==> flow/design.v <==
module timer (
    input wire           clk,
    input wire           rst,
    input wire           start,
    input wire           restart,
    input wire [31:0]    threshold,
    output reg           time_out
);
reg [31:0] counter;
always @(posedge clk or negedge rst) 
begin
    if (!rst) 
    begin
        counter  <= 'b0;
        time_out <= 1'b0;
    end 
    else if (start) 
    begin
        if(!restart)
        begin
            counter <= counter + 'b1;
        end
        else
        begin
            counter <= 'b0;
        end
        if (counter == threshold) 
        begin
            time_out <= 1'b1;
            counter  <= 'd0 ;
        end
        else
        begin
            time_out <= 1'b0;
        end
    end
    else
    begin
        counter <= 'd0;
    end
end
endmodule
module card_handling #(parameter    C_WIDTH   = 6,
                                    P_WIDTH   = 16,
                                    B_WIDTH   = 20,
                                    USERS_NUM = 10)
(
    input wire                  clk,
    input wire                  rst,
    input wire [C_WIDTH-1:0]    card_number,
    input wire                  card_in,
    input wire                  card_out,
    input wire                  operation_done,
    input wire [B_WIDTH-1:0]    updated_balance,
    output reg [P_WIDTH-1:0]    password,
    output reg [B_WIDTH-1:0]    balance,
    output reg                  pass_en     
);
reg [P_WIDTH-1:0] password_rom ;
always @(*)
begin
    case (card_number)
    'd0    : password_rom = 'b0011_0011_0111_0000 ;
    'd1    : password_rom = 'b0011_0101_0000_0110 ;
    'd2    : password_rom = 'b0100_0000_0111_0110 ;
    'd3    : password_rom = 'b0011_0011_0111_0000 ;
    'd4    : password_rom = 'b0101_0010_1001_1000 ;
    'd5    : password_rom = 'b0110_0110_0011_1001 ;
    'd6    : password_rom = 'b0010_0010_1000_0100 ;
    'd7    : password_rom = 'b1001_0001_0010_0101 ;
    'd8    : password_rom = 'b1000_0110_0101_0111 ;
    'd9    : password_rom = 'b0101_0111_1001_0001 ;
    default: password_rom = 'b0 ;
    endcase
end
reg [B_WIDTH*USERS_NUM-1:0] balance_memory ;
reg [B_WIDTH-1:0]           balance_rd ;
localparam [B_WIDTH*USERS_NUM-1:0] BALANCE_INIT = {
    20'd15000 , 20'd40000 , 20'd25000 , 20'd20000 , 20'd4000   ,
    20'd100000, 20'd200000, 20'd10000 , 20'd50000 , 20'd2200   } ;
genvar i ;
generate
for (i = 0 ; i < USERS_NUM ; i = i + 1)
begin : g_balance
    always @(posedge clk or negedge rst) 
    begin
        if (!rst) 
        begin
            balance_memory[i*B_WIDTH +: B_WIDTH] <= BALANCE_INIT[i*B_WIDTH +: B_WIDTH] ;
        end
        else if((card_number == i) && (card_out || operation_done))
        begin
            balance_memory[i*B_WIDTH +: B_WIDTH] <= updated_balance ;
        end
    end
end
endgenerate
integer k ;
always @(*)
begin
    balance_rd = 'b0 ;
    for (k = 0 ; k < USERS_NUM ; k = k + 1)
    begin
        if (card_number == k)
        begin
            balance_rd = balance_memory[k*B_WIDTH +: B_WIDTH] ;
        end
    end
end
always @(posedge clk or negedge rst) 
begin
    if (!rst) 
    begin
        password <= 'b0 ;
        balance  <= 'b0 ;
    end 
    else 
    begin
        if(card_number < USERS_NUM)
        begin
            if(card_in)
            begin
                password <= password_rom ;
                balance  <= balance_rd  ;
            end
        end
        else
        begin
            password <= 'b0 ;
            balance  <= 'b0 ;
        end
    end
end
always @(posedge clk or negedge rst) 
begin
    if(!rst)
    begin
        pass_en <= 1'b0 ;
    end
    else if(card_number < USERS_NUM)
    begin
        pass_en <= card_in ;
    end
    else begin
    end
end
endmodule
module user_interface #(parameter  	P_WIDTH = 16,
                            		B_WIDTH = 20 )
(
    input wire                      clk,
    input wire                      rst,
	input wire                      card_in,
    input wire                      button_0,
    input wire                      button_1,
    input wire                      button_2,
    input wire                      button_3,
    input wire                      button_4,
    input wire                      button_5,
    input wire                      button_6,
    input wire                      button_7,
    input wire                      button_8,
    input wire                      button_9,
    input wire                      enter_button,
    input wire                      cancel_button,
	input wire                      multiple_100_button,
    input wire                      multiple_1000_button,
    input wire                      withdraw_button,
    input wire                      deposit_button,
    input wire                      show_balance,
    input wire                      another_service,
    input wire                      English_button,
    input wire                      Arabic_button,
	output reg     [B_WIDTH-1:0]    entry_value,  
    output reg     [P_WIDTH-1:0]    in_password,  
	output reg     [1:0]            operation,
	output reg     [1:0]	        language
);
reg  [1:0]  count ; 
reg  [3:0]  temp1, temp2, temp3, temp4 ;
reg     [P_WIDTH-1:0]    in_password_temp;
reg     [B_WIDTH-1:0]    entry_value_temp;
reg                 withdraw_hold, withdraw_100_hold, withdraw_1000_hold ;
reg                 withdraw_hold_reg, withdraw_100_hold_reg, withdraw_1000_hold_reg ;
always @(posedge clk or negedge rst) 
begin
	if(!rst)
	begin
		withdraw_hold_reg      <= 1'b0;
		withdraw_100_hold_reg  <= 1'b0;
		withdraw_1000_hold_reg <= 1'b0;
	end
	else
	begin
		withdraw_hold_reg      <= withdraw_hold ;
		withdraw_100_hold_reg  <= withdraw_100_hold ;
		withdraw_1000_hold_reg <= withdraw_1000_hold ;
	end
end
always @(posedge clk or negedge rst) 
begin
	if(!rst)
	begin
		in_password     <= 'b0;
		entry_value  <= 'b0;
	end
	else
	begin
		in_password     <= in_password_temp ;
		entry_value     <= entry_value_temp ;
	end
end
always @(*) 
begin
	if(withdraw_button || deposit_button)
	begin
		entry_value_temp = entry_value ;
		withdraw_hold       = 1'b1; 
		withdraw_100_hold   = 1'b0;
		withdraw_1000_hold  = 1'b0;
	end
	else if(withdraw_hold_reg)
	begin
		entry_value_temp   = entry_value ;
		withdraw_hold      = withdraw_hold_reg ;
		withdraw_100_hold  = withdraw_100_hold_reg ;
		withdraw_1000_hold = withdraw_1000_hold_reg ;
		  if(multiple_100_button)
		begin
			entry_value_temp = entry_value ;
			withdraw_100_hold   = 1'b1;
			withdraw_hold       = 1'b1;
			withdraw_1000_hold  = 1'b0;
		end
		else if(withdraw_100_hold_reg)
		begin
			if(button_1)
			begin
				entry_value_temp = 'd100;
				withdraw_100_hold   = 1'b0;
				withdraw_hold       = 1'b0;
				withdraw_1000_hold  = 1'b0;
			end
			else if(button_2)
			begin
				entry_value_temp = 'd200 ;
				withdraw_100_hold   = 1'b0;
				withdraw_hold       = 1'b0;
				withdraw_1000_hold  = 1'b0;
			end
			else if(button_3)
			begin
				entry_value_temp = 'd300 ;
				withdraw_100_hold   = 1'b0;
				withdraw_hold       = 1'b0;
				withdraw_1000_hold  = 1'b0;
			end
			else if(button_4)
			begin
				entry_value_temp = 'd400 ;
				withdraw_100_hold   = 1'b0;
				withdraw_hold       = 1'b0;
				withdraw_1000_hold  = 1'b0;
			end
			else if(button_5)
			begin
				entry_value_temp      = 'd500 ;
				withdraw_100_hold   = 1'b0;
				withdraw_hold       = 1'b0;
				withdraw_1000_hold  = 1'b0;
			end
			else if(button_6)
			begin
				entry_value_temp      = 'd600 ;
				withdraw_100_hold   = 1'b0;
				withdraw_hold       = 1'b0;
				withdraw_1000_hold  = 1'b0;
			end
			else if(button_7)
			begin
				entry_value_temp      = 'd700 ;
				withdraw_100_hold   = 1'b0;
				withdraw_hold       = 1'b0;
				withdraw_1000_hold  = 1'b0;
			end
			else if(button_8)
			begin
				entry_value_temp      = 'd800 ;
				withdraw_100_hold   = 1'b0;
				withdraw_hold       = 1'b0;
				withdraw_1000_hold  = 1'b0;
			end
			else if(button_9)
			begin
				entry_value_temp      = 'd900 ;
				withdraw_100_hold   = 1'b0;
				withdraw_hold       = 1'b0;
				withdraw_1000_hold  = 1'b0;
			end
			else
			begin
				entry_value_temp = entry_value ;
				withdraw_100_hold   = 1'b1;
				withdraw_hold       = 1'b1;
				withdraw_1000_hold  = 1'b0;
			end
		end
		else if(multiple_1000_button)
		begin
			entry_value_temp = entry_value ;
			withdraw_hold      = 1'b1;
			withdraw_100_hold  = 1'b0;
			withdraw_1000_hold = 1'b1;
		end
		else if(withdraw_1000_hold_reg)
		begin
			if(button_1)
			begin
				entry_value_temp = 'd1000 ;
				withdraw_hold      = 1'b0;
				withdraw_100_hold  = 1'b0;
				withdraw_1000_hold = 1'b0;
			end
			else if(button_2)
			begin
				entry_value_temp = 'd2000 ;
				withdraw_hold      = 1'b0;
				withdraw_100_hold  = 1'b0;
				withdraw_1000_hold = 1'b0;
			end
			else if(button_3)
			begin
				entry_value_temp = 'd3000 ;
				withdraw_hold      = 1'b0;
				withdraw_100_hold  = 1'b0;
				withdraw_1000_hold = 1'b0;
			end
			else if(button_4)
			begin
				entry_value_temp = 'd4000 ;
				withdraw_hold      = 1'b0;
				withdraw_100_hold  = 1'b0;
				withdraw_1000_hold = 1'b0;
			end
			else if(button_5)
			begin
				entry_value_temp = 'd5000 ;
				withdraw_hold      = 1'b0;
				withdraw_100_hold  = 1'b0;
				withdraw_1000_hold = 1'b0;
			end
			else if(button_6)
			begin
				entry_value_temp = 'd6000 ;
				withdraw_hold      = 1'b0;
				withdraw_100_hold  = 1'b0;
				withdraw_1000_hold = 1'b0;
			end
			else if(button_7)
			begin
				entry_value_temp = 'd7000 ;
				withdraw_hold      = 1'b0;
				withdraw_100_hold  = 1'b0;
				withdraw_1000_hold = 1'b0;
			end
			else if(button_8)
			begin
				entry_value_temp = 'd8000 ;
				withdraw_hold      = 1'b0;
				withdraw_100_hold  = 1'b0;
				withdraw_1000_hold = 1'b0;
			end
			else if(button_9)
			begin
				entry_value_temp = 'd9000 ;
				withdraw_hold      = 1'b0;
				withdraw_100_hold  = 1'b0;
				withdraw_1000_hold = 1'b0;
			end
			else
			begin
				entry_value_temp = entry_value ;
				withdraw_hold      = 1'b1;
				withdraw_100_hold  = 1'b0;
				withdraw_1000_hold = 1'b1;
			end
		end 
	end
	else
	begin
		entry_value_temp = entry_value ;
		withdraw_hold      = 1'b0;
		withdraw_100_hold  = 1'b0;
		withdraw_1000_hold = 1'b0;
	end
end
always @(*) 
begin
	if(withdraw_button)
	begin
		operation = 2'b00 ;
	end
	else if(deposit_button)
	begin
		operation = 2'b01 ;
	end
	else if(show_balance)
	begin
		operation = 2'b10 ;
	end
	else
	begin
		operation = 2'b11 ;  
	end
end
always @(posedge clk or negedge rst) 
begin
    if(!rst)
    begin
        count <= 'b0;
		temp1 <= 'd0;
		temp2 <= 'd0;
		temp3 <= 'd0;
		temp4 <= 'd0;
    end
    else if(card_in)
	begin
		count <= 'b0 ;
	end
	else
    begin
        if(button_0)
        begin
		  if(count == 'd0)
		  begin
		   temp1 <= 'd0;
		   count <= count + 1'b1 ;
		  end
		  else if(count == 'd1)
		  begin
		   temp2 <= 'd0;
		   count <= count + 1'b1 ;
		  end
		  else if(count == 'd2)
		  begin
		   temp3 <= 'd0;
		   count <= count + 1'b1 ;
		  end
		  else
		  begin
		   temp4 <= 'd0;
		   count <= 1'b0 ;
		  end
        end
        else if (button_1) 
        begin
		  if(count == 'd0)
		  begin
		   temp1 <= 'd1;
		   count <= count + 1'b1 ;
		  end
		  else if(count == 'd1)
		  begin
		   temp2 <= 'd1;
		   count <= count + 1'b1 ;
		  end
		  else if(count == 'd2)
		  begin
		   temp3 <= 'd1;
		   count <= count + 1'b1 ;
		  end
		  else
		  begin
		   temp4 <= 'd1;
		   count <= 1'b0 ;
		  end
        end
        else if (button_2) 
        begin
		 if(count == 'd0)
		  begin
		   temp1 <= 'd2;
		   count <= count + 1'b1 ;
		  end
		  else if(count == 'd1)
		  begin
		   temp2 <= 'd2;
		   count <= count + 1'b1 ;
		  end
		  else if(count == 'd2)
		  begin
		   temp3 <= 'd2;
		   count <= count + 1'b1 ;
		  end
		  else
		  begin
		   temp4 <= 'd2;
		   count <= 1'b0 ;
		  end
        end
        else if (button_3) 
        begin
		 if(count == 'd0)
		  begin
		   temp1 <= 'd3;
		   count <= count + 1'b1 ;
		  end
		  else if(count == 'd1)
		  begin
		   temp2 <= 'd3;
		   count <= count + 1'b1 ;
		  end
		  else if(count == 'd2)
		  begin
		   temp3 <= 'd3;
		   count <= count + 1'b1 ;
		  end
		  else
		  begin
		   temp4 <= 'd3;
		   count <= 1'b0 ;
		  end
        end
        else if (button_4) 
        begin
		  if(count == 'd0)
		  begin
		   temp1 <= 'd4;
		   count <= count + 1'b1 ;
		  end
		  else if(count == 'd1)
		  begin
		   temp2 <= 'd4;
		   count <= count + 1'b1 ;
		  end
		  else if(count == 'd2)
		  begin
		   temp3 <= 'd4;
		   count <= count + 1'b1 ;
		  end
		  else
		  begin
		   temp4 <= 'd4;
		   count <= 1'b0 ;
		  end
        end
        else if (button_5) 
        begin
           if(count == 'd0)
		  begin
		   temp1 <= 'd5;
		   count <= count + 1'b1 ;
		  end
		  else if(count == 'd1)
		  begin
		   temp2 <= 'd5;
		   count <= count + 1'b1 ;
		  end
		  else if(count == 'd2)
		  begin
		   temp3 <= 'd5;
		   count <= count + 1'b1 ;
		  end
		  else
		  begin
		   temp4 <= 'd5;
		   count <= 1'b0 ;
		  end 
        end
        else if (button_6) 
        begin
		 if(count == 'd0)
		  begin
		   temp1 <= 'd6;
		   count <= count + 1'b1 ;
		  end
		  else if(count == 'd1)
		  begin
		   temp2 <= 'd6;
		   count <= count + 1'b1 ;
		  end
		  else if(count == 'd2)
		  begin
		   temp3 <= 'd6;
		   count <= count + 1'b1 ;
		  end
		  else
		  begin
		   temp4 <= 'd6;
		   count <= 1'b0 ;
		  end 
        end
        else if (button_7) 
        begin
            if(count == 'd0)
		  begin
		   temp1 <= 'd7;
		   count <= count + 1'b1 ;
		  end
		  else if(count == 'd1)
		  begin
		   temp2 <= 'd7;
		   count <= count + 1'b1 ;
		  end
		  else if(count == 'd2)
		  begin
		   temp3 <= 'd7;
		   count <= count + 1'b1 ;
		  end
		  else
		  begin
		   temp4 <= 'd7;
		   count <= 1'b0 ;
		  end 
        end
        else if (button_8) 
        begin
            if(count == 'd0)
		  begin
		   temp1 <= 'd8;
		   count <= count + 1'b1 ;
		  end
		  else if(count == 'd1)
		  begin
		   temp2 <= 'd8;
		   count <= count + 1'b1 ;
		  end
		  else if(count == 'd2)
		  begin
		   temp3 <= 'd8;
		   count <= count + 1'b1 ;
		  end
		  else
		  begin
		   temp4 <= 'd8;
		   count <= 1'b0 ;
		  end 
        end
        else if (button_9) 
        begin
            if(count == 'd0)
		  begin
		   temp1 <= 'd9;
		   count <= count + 1'b1 ;
		  end
		  else if(count == 'd1)
		  begin
		   temp2 <= 'd9;
		   count <= count + 1'b1 ;
		  end
		  else if(count == 'd2)
		  begin
		   temp3 <= 'd9;
		   count <= count + 1'b1 ;
		  end
		  else
		  begin
		   temp4 <= 'd9;
		   count <= 1'b0 ;
		  end 
        end
    end
end
always @(*) begin
    if(enter_button ) 
	begin
		in_password_temp = {temp1, temp2, temp3, temp4} ;
	end
	else
	begin
		in_password_temp = in_password ;
	end
end
always @(*) 
begin
	if(English_button)
	begin
		language = 2'b01;
	end	
	else if(Arabic_button)
	begin
		language = 2'b10;
	end
	else
	begin
		language = 2'b00;   
	end
end
endmodule
module ATM_FSM #(parameter  P_WIDTH = 16,
                            B_WIDTH = 20 )
(
    input wire              clk,
    input wire              rst,
    input wire                       time_out,
    input wire     [P_WIDTH-1:0]     user_password,
    input wire     [B_WIDTH-1:0]     current_balance,
    input wire                       pass_en,
    input wire     [P_WIDTH-1:0]     in_password,
    input wire                       enter_button,
    input wire                       cancel_button,
    input wire                       correction_button,
    input wire                       another_service,
    input wire     [1:0]             language,       
    input wire     [1:0]             operation,      
    input wire     [B_WIDTH-1:0]     actual_deposit_value,
    input wire     [B_WIDTH-1:0]     entry_value,
    output reg     [B_WIDTH-1:0]     updated_balance,
    output reg                       wrong_password,
    output reg                       operation_done,  
    output reg                       error,  
    output reg                       start_timer,  
    output wire                      restart_timer,  
    output reg                       card_out
);
localparam          IDLE             = 4'b0000 ,
                    LANGUAGE         = 4'b0001 ,
                    WRITE_PASS       = 4'b0010 ,
                    CHECK_PASS       = 4'b0011 ,
                    OPERATION        = 4'b0100 ,
                    WRITE_WITHDRAW   = 4'b0101 ,
                    WITHDRAW         = 4'b0110 ,
                    WRITE_DEPOSIT    = 4'b0111 ,
                    DEPOSIT          = 4'b1000 ,
                    BALANCE          = 4'b1001 ;
reg      [3:0]      current_state ,
                    next_state ;
reg      [B_WIDTH-1:0]     updated_balance_comb ;
reg      [1:0]    error_count ;
reg      [1:0]    error_count_reg ;
always @(posedge clk or negedge rst) 
begin
    if(!rst)
    begin
        error_count_reg <= 'b0 ;
    end
    else
    begin
        error_count_reg <= error_count ;
    end
end
reg                        op_done_reg ;
always @(posedge clk or negedge rst) 
begin
    if(!rst)
    begin
        op_done_reg <= 1'b0 ;
    end
    else
    begin
        op_done_reg <= operation_done && ((current_state == WITHDRAW) || (current_state == DEPOSIT)) ;
    end
end
always @(posedge clk or negedge rst) 
begin
    if(!rst)
    begin
        updated_balance <= 'b0 ;
    end
    else
    begin
        if(pass_en)
        begin
            updated_balance <= current_balance ;
        end
        else
        begin
            updated_balance <= updated_balance_comb ;
        end
    end   
end
always @ (posedge clk or negedge rst)
begin
    if(!rst)
    begin
        current_state <= IDLE ;
    end
    else
    begin
        current_state <= next_state ;
    end
end
always @ (*)
begin
    error_count = error_count_reg;
    case (current_state)
    IDLE : begin
        error_count = 'b0;
        if(pass_en)
        begin
            next_state = LANGUAGE ;
        end
        else
        begin
            next_state = IDLE ;
        end
    end
    LANGUAGE : begin
        if(time_out || cancel_button)  
        begin
            next_state = IDLE ;
        end
        else
        begin
            if(language == 2'b01 || language == 2'b10)
            begin
                next_state = WRITE_PASS ;
            end
            else
            begin
                next_state = LANGUAGE ;
            end
        end
    end
    WRITE_PASS : begin
        error_count = error_count_reg;
        if(time_out || cancel_button)
        begin
            next_state = IDLE ;
        end
        else if(enter_button)
        begin
            next_state = CHECK_PASS ;
        end
        else
        begin
            next_state = WRITE_PASS ;
        end
    end
    CHECK_PASS : begin
        if(wrong_password)  
        begin
            if(error_count_reg == 2'b10)
            begin
                error_count = 2'b0;
                next_state = IDLE ;
            end
            else
            begin
                error_count = error_count_reg + 'b1 ;
                next_state = WRITE_PASS ;
            end    
        end
        else
        begin
            error_count = 2'b0;
            next_state = OPERATION ;
        end
    end
    OPERATION : begin
        if(time_out || cancel_button)  
        begin
            next_state = IDLE ;
        end
        else
        begin
            if(operation == 2'b00)
            begin
                next_state = WRITE_WITHDRAW ;
            end
            else if(operation == 2'b01)
            begin
                next_state = WRITE_DEPOSIT ;
            end
            else if(operation == 2'b10)
            begin
                next_state = BALANCE ;
            end
            else
            begin
                next_state = OPERATION ;
            end
        end
    end
    WRITE_WITHDRAW : begin
         error_count = error_count_reg;
        if(time_out || cancel_button)
        begin
            next_state = IDLE ;
        end
        else
        begin
            if(enter_button)
            begin
                next_state = WITHDRAW ;
            end
            else 
            begin
                next_state = WRITE_WITHDRAW ;
            end
        end
    end
    WITHDRAW : begin
        if(operation_done)
        begin
            error_count = 2'b0;
            if(time_out || cancel_button)
            begin
                next_state = IDLE ;
            end
            else
            begin
                if(another_service)
                begin
                    next_state = OPERATION ;
                end
                else
                begin
                    next_state = WITHDRAW ;
                end
            end
        end
        else  
        begin
            if(error_count_reg == 2'b10)
            begin
                error_count = 2'b0;
                next_state = IDLE ;
            end
            else
            begin
                error_count = error_count_reg + 'b1 ;
                next_state = WRITE_WITHDRAW ;
            end
        end
    end
    WRITE_DEPOSIT : begin
         error_count = error_count_reg;
        if(time_out || cancel_button)
        begin
            next_state = IDLE ;
        end
        else
        begin
            if(enter_button)
            begin
                next_state = DEPOSIT ;
            end
            else
            begin
                next_state = WRITE_DEPOSIT ;
            end
        end
    end
    DEPOSIT : begin
        if(operation_done)
        begin
            error_count = 2'b0;
            if(time_out || cancel_button)
            begin
                next_state = IDLE ;
            end
            else
            begin
                if(another_service)
                begin
                    next_state = OPERATION ;
                end
                else
                begin
                    next_state = DEPOSIT ;
                end
            end 
        end
        else  
        begin
            if(error_count_reg == 2'b10)
            begin
                error_count = 2'b0;
                next_state = IDLE ;
            end
            else
            begin
                error_count = error_count_reg + 'b1 ;
                next_state = WRITE_DEPOSIT ;
            end
        end
    end
    BALANCE : begin
        if(time_out || cancel_button)
        begin
            next_state = IDLE ;
        end
        else
        begin
            if(another_service)
            begin
                next_state = OPERATION ;
            end
            else
            begin
                next_state = BALANCE ;
            end
        end
    end
    default : begin
        next_state = IDLE ;
    end
    endcase
end
always @ (*)
begin
    case (current_state)
    IDLE : begin
        wrong_password = 1'b0 ;
        operation_done = 1'b0 ;
        error = 1'b0 ;
        updated_balance_comb = updated_balance ; 
        start_timer = 1'b0 ;
        card_out = 1'b0 ;
    end
    LANGUAGE : begin
        wrong_password = 1'b0 ;
        operation_done = 1'b0 ;
        error = 1'b0 ;
        updated_balance_comb = updated_balance ; 
        start_timer = 1'b1 ;
        if(time_out || cancel_button) 
        begin
            card_out = 1'b1 ;
        end
        else
        begin
            card_out = 1'b0 ;
        end  
    end
    WRITE_PASS : begin
        wrong_password = 1'b0 ;
        operation_done = 1'b0 ;
        error = 1'b0 ;
        updated_balance_comb = updated_balance ; 
        start_timer = 1'b1 ;
        if(time_out || cancel_button) 
        begin
            card_out = 1'b1 ;
        end
        else
        begin
            card_out = 1'b0 ;
        end  
    end
    CHECK_PASS : begin
        operation_done = 1'b0 ;
        updated_balance_comb = updated_balance ; 
        start_timer = 1'b0 ;
        card_out = 1'b0 ;
        if(in_password == user_password)
        begin
            wrong_password = 1'b0 ;
            error = 1'b0 ;
        end
        else
        begin
            wrong_password = 1'b1 ;
            error = 1'b1 ;
        end
    end
    OPERATION : begin
        wrong_password = 1'b0 ;
        operation_done = 1'b0 ;
        error = 1'b0 ;
        updated_balance_comb = updated_balance ;
        start_timer = 1'b1 ;
        if(time_out || cancel_button) 
        begin
            card_out = 1'b1 ;
        end
        else
        begin
            card_out = 1'b0 ;
        end  
    end
    WRITE_WITHDRAW : begin
        wrong_password = 1'b0 ;
        operation_done = 1'b0 ;
        error = 1'b0 ;
        updated_balance_comb = updated_balance ; 
        start_timer = 1'b1 ;
        if(time_out || cancel_button) 
        begin
            card_out = 1'b1 ;
        end
        else
        begin
            card_out = 1'b0 ;
        end  
    end
    WITHDRAW : begin
        wrong_password = 1'b0 ;
        start_timer = 1'b1 ;
        if(!op_done_reg)  
        begin
            if(entry_value > current_balance)
            begin
                error = 1'b1 ;
                updated_balance_comb = updated_balance ;
                operation_done = 1'b0 ;
            end
            else
            begin
                error = 1'b0 ;
                updated_balance_comb = updated_balance - entry_value ;
                operation_done = 1'b1 ;
            end
        end
        else
        begin
            error = 1'b0 ;
            updated_balance_comb = updated_balance ;
            operation_done = 1'b1 ;
        end 
        if(time_out || cancel_button) 
        begin
            card_out = 1'b1 ;
        end
        else
        begin
            card_out = 1'b0 ;
        end  
    end
    WRITE_DEPOSIT : begin
        wrong_password = 1'b0 ;
        operation_done = 1'b0 ;
        error = 1'b0 ;
        updated_balance_comb = updated_balance ; 
        start_timer = 1'b1 ;
        if(time_out || cancel_button) 
        begin
            card_out = 1'b1 ;
        end
        else
        begin
            card_out = 1'b0 ;
        end  
    end
    DEPOSIT : begin
        wrong_password = 1'b0 ;
        start_timer = 1'b1 ;
        if(!op_done_reg)  
        begin
            if(entry_value == actual_deposit_value)
            begin
                error = 1'b0 ;
                updated_balance_comb = updated_balance + actual_deposit_value ;
                operation_done = 1'b1 ;
            end
            else
            begin
                error = 1'b1 ;
                updated_balance_comb = updated_balance ;
                operation_done = 1'b0 ;
            end
        end
        else
        begin
            error = 1'b0 ;
            updated_balance_comb = updated_balance ;
            operation_done = 1'b1 ;
        end
        if(time_out || cancel_button) 
        begin
            card_out = 1'b1 ;
        end
        else
        begin
            card_out = 1'b0 ;
        end   
    end
    BALANCE : begin
        wrong_password = 1'b0 ;
        operation_done = 1'b1 ;
        error = 1'b0 ;
        updated_balance_comb = updated_balance ; 
        start_timer = 1'b1 ;
        if(time_out || cancel_button) 
        begin
            card_out = 1'b1 ;
        end
        else
        begin
            card_out = 1'b0 ;
        end  
    end
    default : begin
        wrong_password = 1'b0 ;
        operation_done = 1'b0 ;
        error = 1'b0 ;
        updated_balance_comb = updated_balance ; 
        start_timer = 1'b0 ;
        card_out = 1'b0 ;
    end
    endcase
end
assign restart_timer = another_service || enter_button || (language == 2'b01) || (language == 2'b10) || (operation == 2'b00) || (operation == 2'b01) || (operation == 2'b10);
endmodule
module ATM_TOP #(parameter  P_WIDTH = 16,
                            B_WIDTH = 20, 
							C_WIDTH = 6)
( 
    input   wire                    clk,
    input   wire                    rst,
	input wire [C_WIDTH-1:0]         card_number,
	input wire                       card_in,
    input wire                      button_0,
    input wire                      button_1,
    input wire                      button_2,
    input wire                      button_3,
    input wire                      button_4,
    input wire                      button_5,
    input wire                      button_6,
    input wire                      button_7,
    input wire                      button_8,
    input wire                      button_9,
    input wire                      enter_button,
    input wire                      cancel_button,
    input wire                      withdraw_button,
    input wire                      deposit_button,
    input wire                      show_balance,
	input wire                      another_service,
    input wire                      English_button,
    input wire                      Arabic_button,
	input wire                      multiple_100_button,
    input wire                      multiple_1000_button,
    input wire     [B_WIDTH-1:0]     actual_deposit_value,
	input wire [31:0]                threshold,
	output wire	                         card_out,
	output wire  [B_WIDTH-1:0]     updated_balance,  
	output wire                    operation_done, 
	output wire                    error,
	output wire                    wrong_password
	);
wire  [B_WIDTH-1:0]         entry_value;
wire  [P_WIDTH-1:0]         password; 
wire  [B_WIDTH-1:0]         balance; 
wire                        pass_en; 
wire  [P_WIDTH-1:0]         in_password ;  
wire  [1:0]                 operation ;  
wire                         time_out ;  
wire                         start_timer ;  
wire                         restart_timer;  
wire     [1:0]               language ;
card_handling U0_card_handling (
    .clk(clk),
    .rst(rst),
    .card_number(card_number),
    .card_in(card_in),
	.card_out(card_out),
	.updated_balance(updated_balance),
    .password(password),
    .balance(balance),
	.operation_done(operation_done),
    .pass_en(pass_en)
);
user_interface U0_user_interface (
    .clk(clk),
    .rst(rst),
    .button_0(button_0),
	.button_1(button_1),
	.button_2(button_2),
	.button_3(button_3),
	.button_4(button_4),
	.button_5(button_5),
	.button_6(button_6),
	.button_7(button_7),
	.button_8(button_8),
	.button_9(button_9),
    .card_in(card_in),
	.multiple_100_button(multiple_100_button),
	.multiple_1000_button(multiple_1000_button),
    .enter_button(enter_button),
    .cancel_button(cancel_button),
    .withdraw_button(withdraw_button),
    .deposit_button(deposit_button),
	.show_balance(show_balance),
	.another_service(another_service),
	.English_button(English_button),
	.Arabic_button(Arabic_button),
	.entry_value(entry_value),
	.in_password(in_password),
	.operation(operation),
	.language(language)
);
timer U0_timer (
    .clk(clk),
    .rst(rst),
	.restart(restart_timer),
    .start(start_timer),
    .threshold(threshold),
    .time_out(time_out)
);
ATM_FSM U0_ATM_FSM (
    .clk(clk),
    .rst(rst),
    .time_out(time_out),
    .user_password(password),
    .current_balance(balance),
    .pass_en(pass_en),
	.card_out(card_out),
    .in_password(in_password),
    .enter_button(enter_button),
	.cancel_button(cancel_button),
	.correction_button(1'b0),
	.another_service(another_service),
	.language(language),
	.operation(operation),
	.entry_value(entry_value),
	.actual_deposit_value(actual_deposit_value),
	.updated_balance(updated_balance),
	.wrong_password(wrong_password),
	.operation_done(operation_done),
	.error(error),
	.start_timer(start_timer),
	.restart_timer(restart_timer)
);
endmodule
# From RTL to reports: ATM_TOP

What the tools print for ATM_TOP, step after step.
Line numbers count from 1 in the design file above.
Operators: Yosys type, input widths -> output width; for muxes data width and select width s.
Library cell names are shortened.
The mark -- stands for no value.

Design top: ATM_TOP
Clock input: clk
Cell library: sky130hd
Library corner: tt_025C_1v80

# After elaboration

Yosys after proc, flatten, opt, wreduce and memory -nomap, before mapping. Memory bits, and registers merged into a memory's read port (data or address), are not among the register bits. Print and check cells are not counted. Equal cells are merged and count once.
Memory sizes are those after Yosys's memory passes, which may raise the word count (mostly to a power of two), join words into wider ones and drop unused or constant bits.

Bits in registers: 354
ROM bits: 240
Memories kept: 1
Input bits: 81
Output and inout bits: 24
Word-level cells: 384

Memory list:

| name             | depth | bits a word | read ports | write ports | line | source |
| (name not given) | 16    | 15          | 1          | 0           | 62   | `case (card_number)` |

$add $sub $neg: 5
$lt $le $gt $ge: 2
Equality and inequality tests: 36
Mux-type cells: 265
Bitwise gates (word level): 6
Reduce/logical cells: 40

Operators with widths:

| cell                  | count |
| $mux 20               | 38 |
| $mux 4                | 147 |
| $mux 32               | 3 |
| $mux 2                | 25 |
| $mux 16               | 3 |
| $mux 1                | 42 |
| $pmux 4 s10           | 1 |
| $pmux 20 s2           | 1 |
| $add 32x1->32 const B | 1 |
| $eq 32x32->1          | 1 |
| $eq 6x3->1 const B    | 4 |
| $add 20x20->20        | 1 |
| $sub 20x20->20        | 1 |
| $gt 20x20->1          | 1 |
| $eq 20x20->1          | 1 |
| $eq 16x16->1          | 1 |
| $eq 4x3->1 const B    | 4 |
| $reduce_and 5->1      | 3 |
| $ne 3x3->1 const B    | 4 |
| $eq 6x2->1 const B    | 2 |
| $eq 6x4->1 const B    | 2 |
| $logic_and 1x1->1     | 11 |
| $logic_or 1x1->1      | 11 |
| $ne 11x11->1 const B  | 1 |
| $reduce_bool 11->1    | 1 |
| $ne 10x10->1 const B  | 1 |
| $reduce_bool 10->1    | 1 |
| $eq 2x2->1 const B    | 4 |

Other operator kinds: 24; their cells: 38.

# Depth

Longest topological path by Yosys (ltp), each cell counted once; first at word level (registers and memories cut), then after technology mapping (sequential cells cut; the memories' decode and read muxes count).

Depth in word-level cells: 15
ABC_AREA: 1
Depth in mapped cells: 28
Gate-level depth less buffers: 28

# Synthesis result

Source: synth_stat.txt of the flow (Yosys; design flattened, memories mapped). It holds for the ABC_AREA given above (unset counts as 0); a run with the other value may have another netlist.
The area totals of this step are shown rounded.

Mapped cells: 2616
Synthesis area: 20000 um^2
Sequential area: 8900 um^2
Mapped flip-flops: 351
Buffers: 145

Cell types:

| type     | count | total area (um^2) |
| dfrtp_1  | 294   | 7.36E+03 |
| nand2_1  | 868   | 3.26E+03 |
| nand3_1  | 323   | 1616.55 |
| dfstp_2  | 57    | 1.5E+03 |
| nor2_1   | 210   | 788.256 |
| inv_1    | 169   | 634.358 |
| a21oi_1  | 122   | 610.586 |
| ha_1     | 43    | 538.016 |
| o21ai_0  | 103   | 515.494 |
| xnor2_1  | 41    | 359.094 |
| clkbuf_1 | 76    | 285.274 |
| buf_6    | 21    | 236.477 |
| buf_2    | 43    | 215.206 |
| nand4_1  | 28    | 175.168 |
| o211ai_1 | 22    | 165.158 |
| xor2_1   | 16    | 140.134 |
| nor3_1   | 26    | 130.125 |
| or2_2    | 19    | 118.864 |

Not listed: further types 39, cells in them 135.

# Timing after synthesis

Path of least setup slack by OpenSTA after synthesis, without wires, with an ideal clock, recovery checks aside; 20% of the period is set as input and as output delay. Where synthesis merged equal registers, the netlist keeps one of their names.

Path type: input to output
Start: input port actual_deposit_value[15]
End: output port operation_done
Clock period: 6000 ps
External input delay: 1200 ps
Output delay: 1200 ps
Arrival: 2048 ps
Required time: 4800 ps
Slack: 2752 ps
Path delay: 848 ps
Driving pins on the path: 10
Path buffers: 0
Synthesis period reached: 3248 ps

"path delay" is the arrival time less input delay plus setup time.
At an output port there is no setup time.
"driving pins on the path" counts driving pins, that of a launching flip-flop among them; a cell with two outputs on the path counts twice.
"synthesis period reached" is the clock period less the worst setup slack; recovery checks do not enter. This is arithmetic on one report: input and output delays are still those of the set period (20% each).
Between the ends stands the longest chain of elaborated cells between them, by number of cells; it is not shown to be the way that was timed. Of several equally long chains one is given.
A line is the first line of the expression or statement that the cell stems from. Yosys adds cells for indexed reads and writes and turns some case tables into memories.

Cells stage by stage: nor2_1 > nand4_1 > nand3b_1 > nor2_1 > nand2_1 > nand2_1 > nand2_1 > nand2_1 > nand2_2 > nand2_1
Cells in the longest elaborated chain: 4
Elaborated cells on any way between the ends: 4

RTL lines, path after synthesis:

| element         | line | source |
| start, declared | 1224 | `input wire     [B_WIDTH-1:0]     actual_deposit_value,` |
| $eq 20x20->1    | 1141 | `if(entry_value == actual_deposit_value)` |
| $mux 1          | 1141 |  |
| $mux 1          | 1139 | `if(!op_done_reg)` |
| $pmux 1 s3      | 1003 | `case (current_state)` |
| end, declared   | 1228 | `output wire operation_done,` |

# Timing after layout

Path of least setup slack in the final report of stored run 1 (OpenROAD, finished layout, wires in). Where an end is a register, its clock arrival counts in the times.
The report prints the path's times to 10 ps; the period is as set.

Path type: input to output
Start: input port actual_deposit_value[1]
End: output port operation_done
Clock period: 6000 ps
External input delay: 1200 ps
Output delay: 1200 ps
Arrival: 3340 ps
Required time: 4800 ps
Slack: 1460 ps
Driving pins on the path: 12
Path buffers: 2

Between the ends stands the longest chain of elaborated cells between them, by number of cells; it is not shown to be the way that was timed. Of several equally long chains one is given.

Cells stage by stage: clkdlybuf4s50_1 > nor2_1 > nand4_1 > nand3b_1 > nor2_1 > nand2_1 > nand2_1 > nand2_1 > nand2_1 > nand2_2 > nand2_1 > clkdlybuf4s50_1
Cells in the longest elaborated chain: 4
Elaborated cells on any way between the ends: 4

RTL lines, path after layout:

| element         | line | source |
| start, declared | 1224 | `input wire     [B_WIDTH-1:0]     actual_deposit_value,` |
| $eq 20x20->1    | 1141 | `if(entry_value == actual_deposit_value)` |
| $mux 1          | 1141 |  |
| $mux 1          | 1139 | `if(!op_done_reg)` |
| $pmux 1 s3      | 1003 | `case (current_state)` |
| end, declared   | 1228 | `output wire operation_done,` |

Subject: flow runs of ATM_TOP

Hi,

Module ATM_TOP, platform sky130hd: 3 stored runs of the flow (Yosys, OpenROAD) with differing settings, in no particular order. Input and output delays are each 20% of the period that was set; the output load is 0.01 pF.
By "achieved period" is meant the clock period of the run minus its worst setup slack. This is arithmetic on one report: input and output delays are still those of the set period (20% each).
"time of the worst setup path" means the part of the period allowed to the worst setup path (the constraints hold back 20% at inputs and 20% at outputs) less its slack; where the path has registers, the arrival times of their clocks count too.
"total power of the final layout": no workload was simulated; the value follows from the tool's default switching activity.
"time of the worst setup path" is known to 10 ps.
Measured values are rounded.
Settings: n/a = not set for that run.

| name                                          | stored run 1    | stored run 2    | stored run 3    |
| ABC_AREA                                      | 1               | 0               | n/a             |
| CORE_MARGIN                                   | 8               | 8               | 2               |
| CTS_CLUSTER_DIAMETER                          | 155             | 307             | n/a             |
| CTS_CLUSTER_SIZE                              | 14              | 14              | n/a             |
| TNS_END_PERCENT                               | 85              | 85              | n/a             |
| period_ns                                     | 6.0             | 6.45            | 5.35            |
| CAP_MARGIN                                    | 20              | 20              | 20              |
| CORE_UTILIZATION                              | 40              | 40              | 40              |
| SLEW_MARGIN                                   | 20              | 15              | 20              |
| CELL_PAD_IN_SITES_GLOBAL_PLACEMENT            | n/a             | 2               | n/a             |
| SETUP_SLACK_MARGIN                            | n/a             | 0.53            | 1.37            |
| achieved period (ps)                          | 4544            | 5523            | 4015            |
| setup slack of the worst path (ps)            | 1500            | 930             | 1300            |
| overall die area (um^2)                       | 56000           | 53000           | 48000           |
| summed negative setup slack (ps)              | 0               | 0               | 0               |
| utilization in the final report (%)           | 45              | 46              | 48              |
| standard-cell area of the final layout (um^2) | 22000           | 21000           | 22000           |
| total power of the final layout (mW)          | 5.8             | 5.1             | 6.9             |
| time of the worst setup path (ps)             | 2140            | 2940            | 1870            |
| kind of the worst setup path                  | input to output | input to output | input to output |
| smallest hold slack (ps)                      | 460             | 500             | 490             |
| mapped cell area after synthesis (um^2)       | 20000           | 18000           | 18000           |

Regards
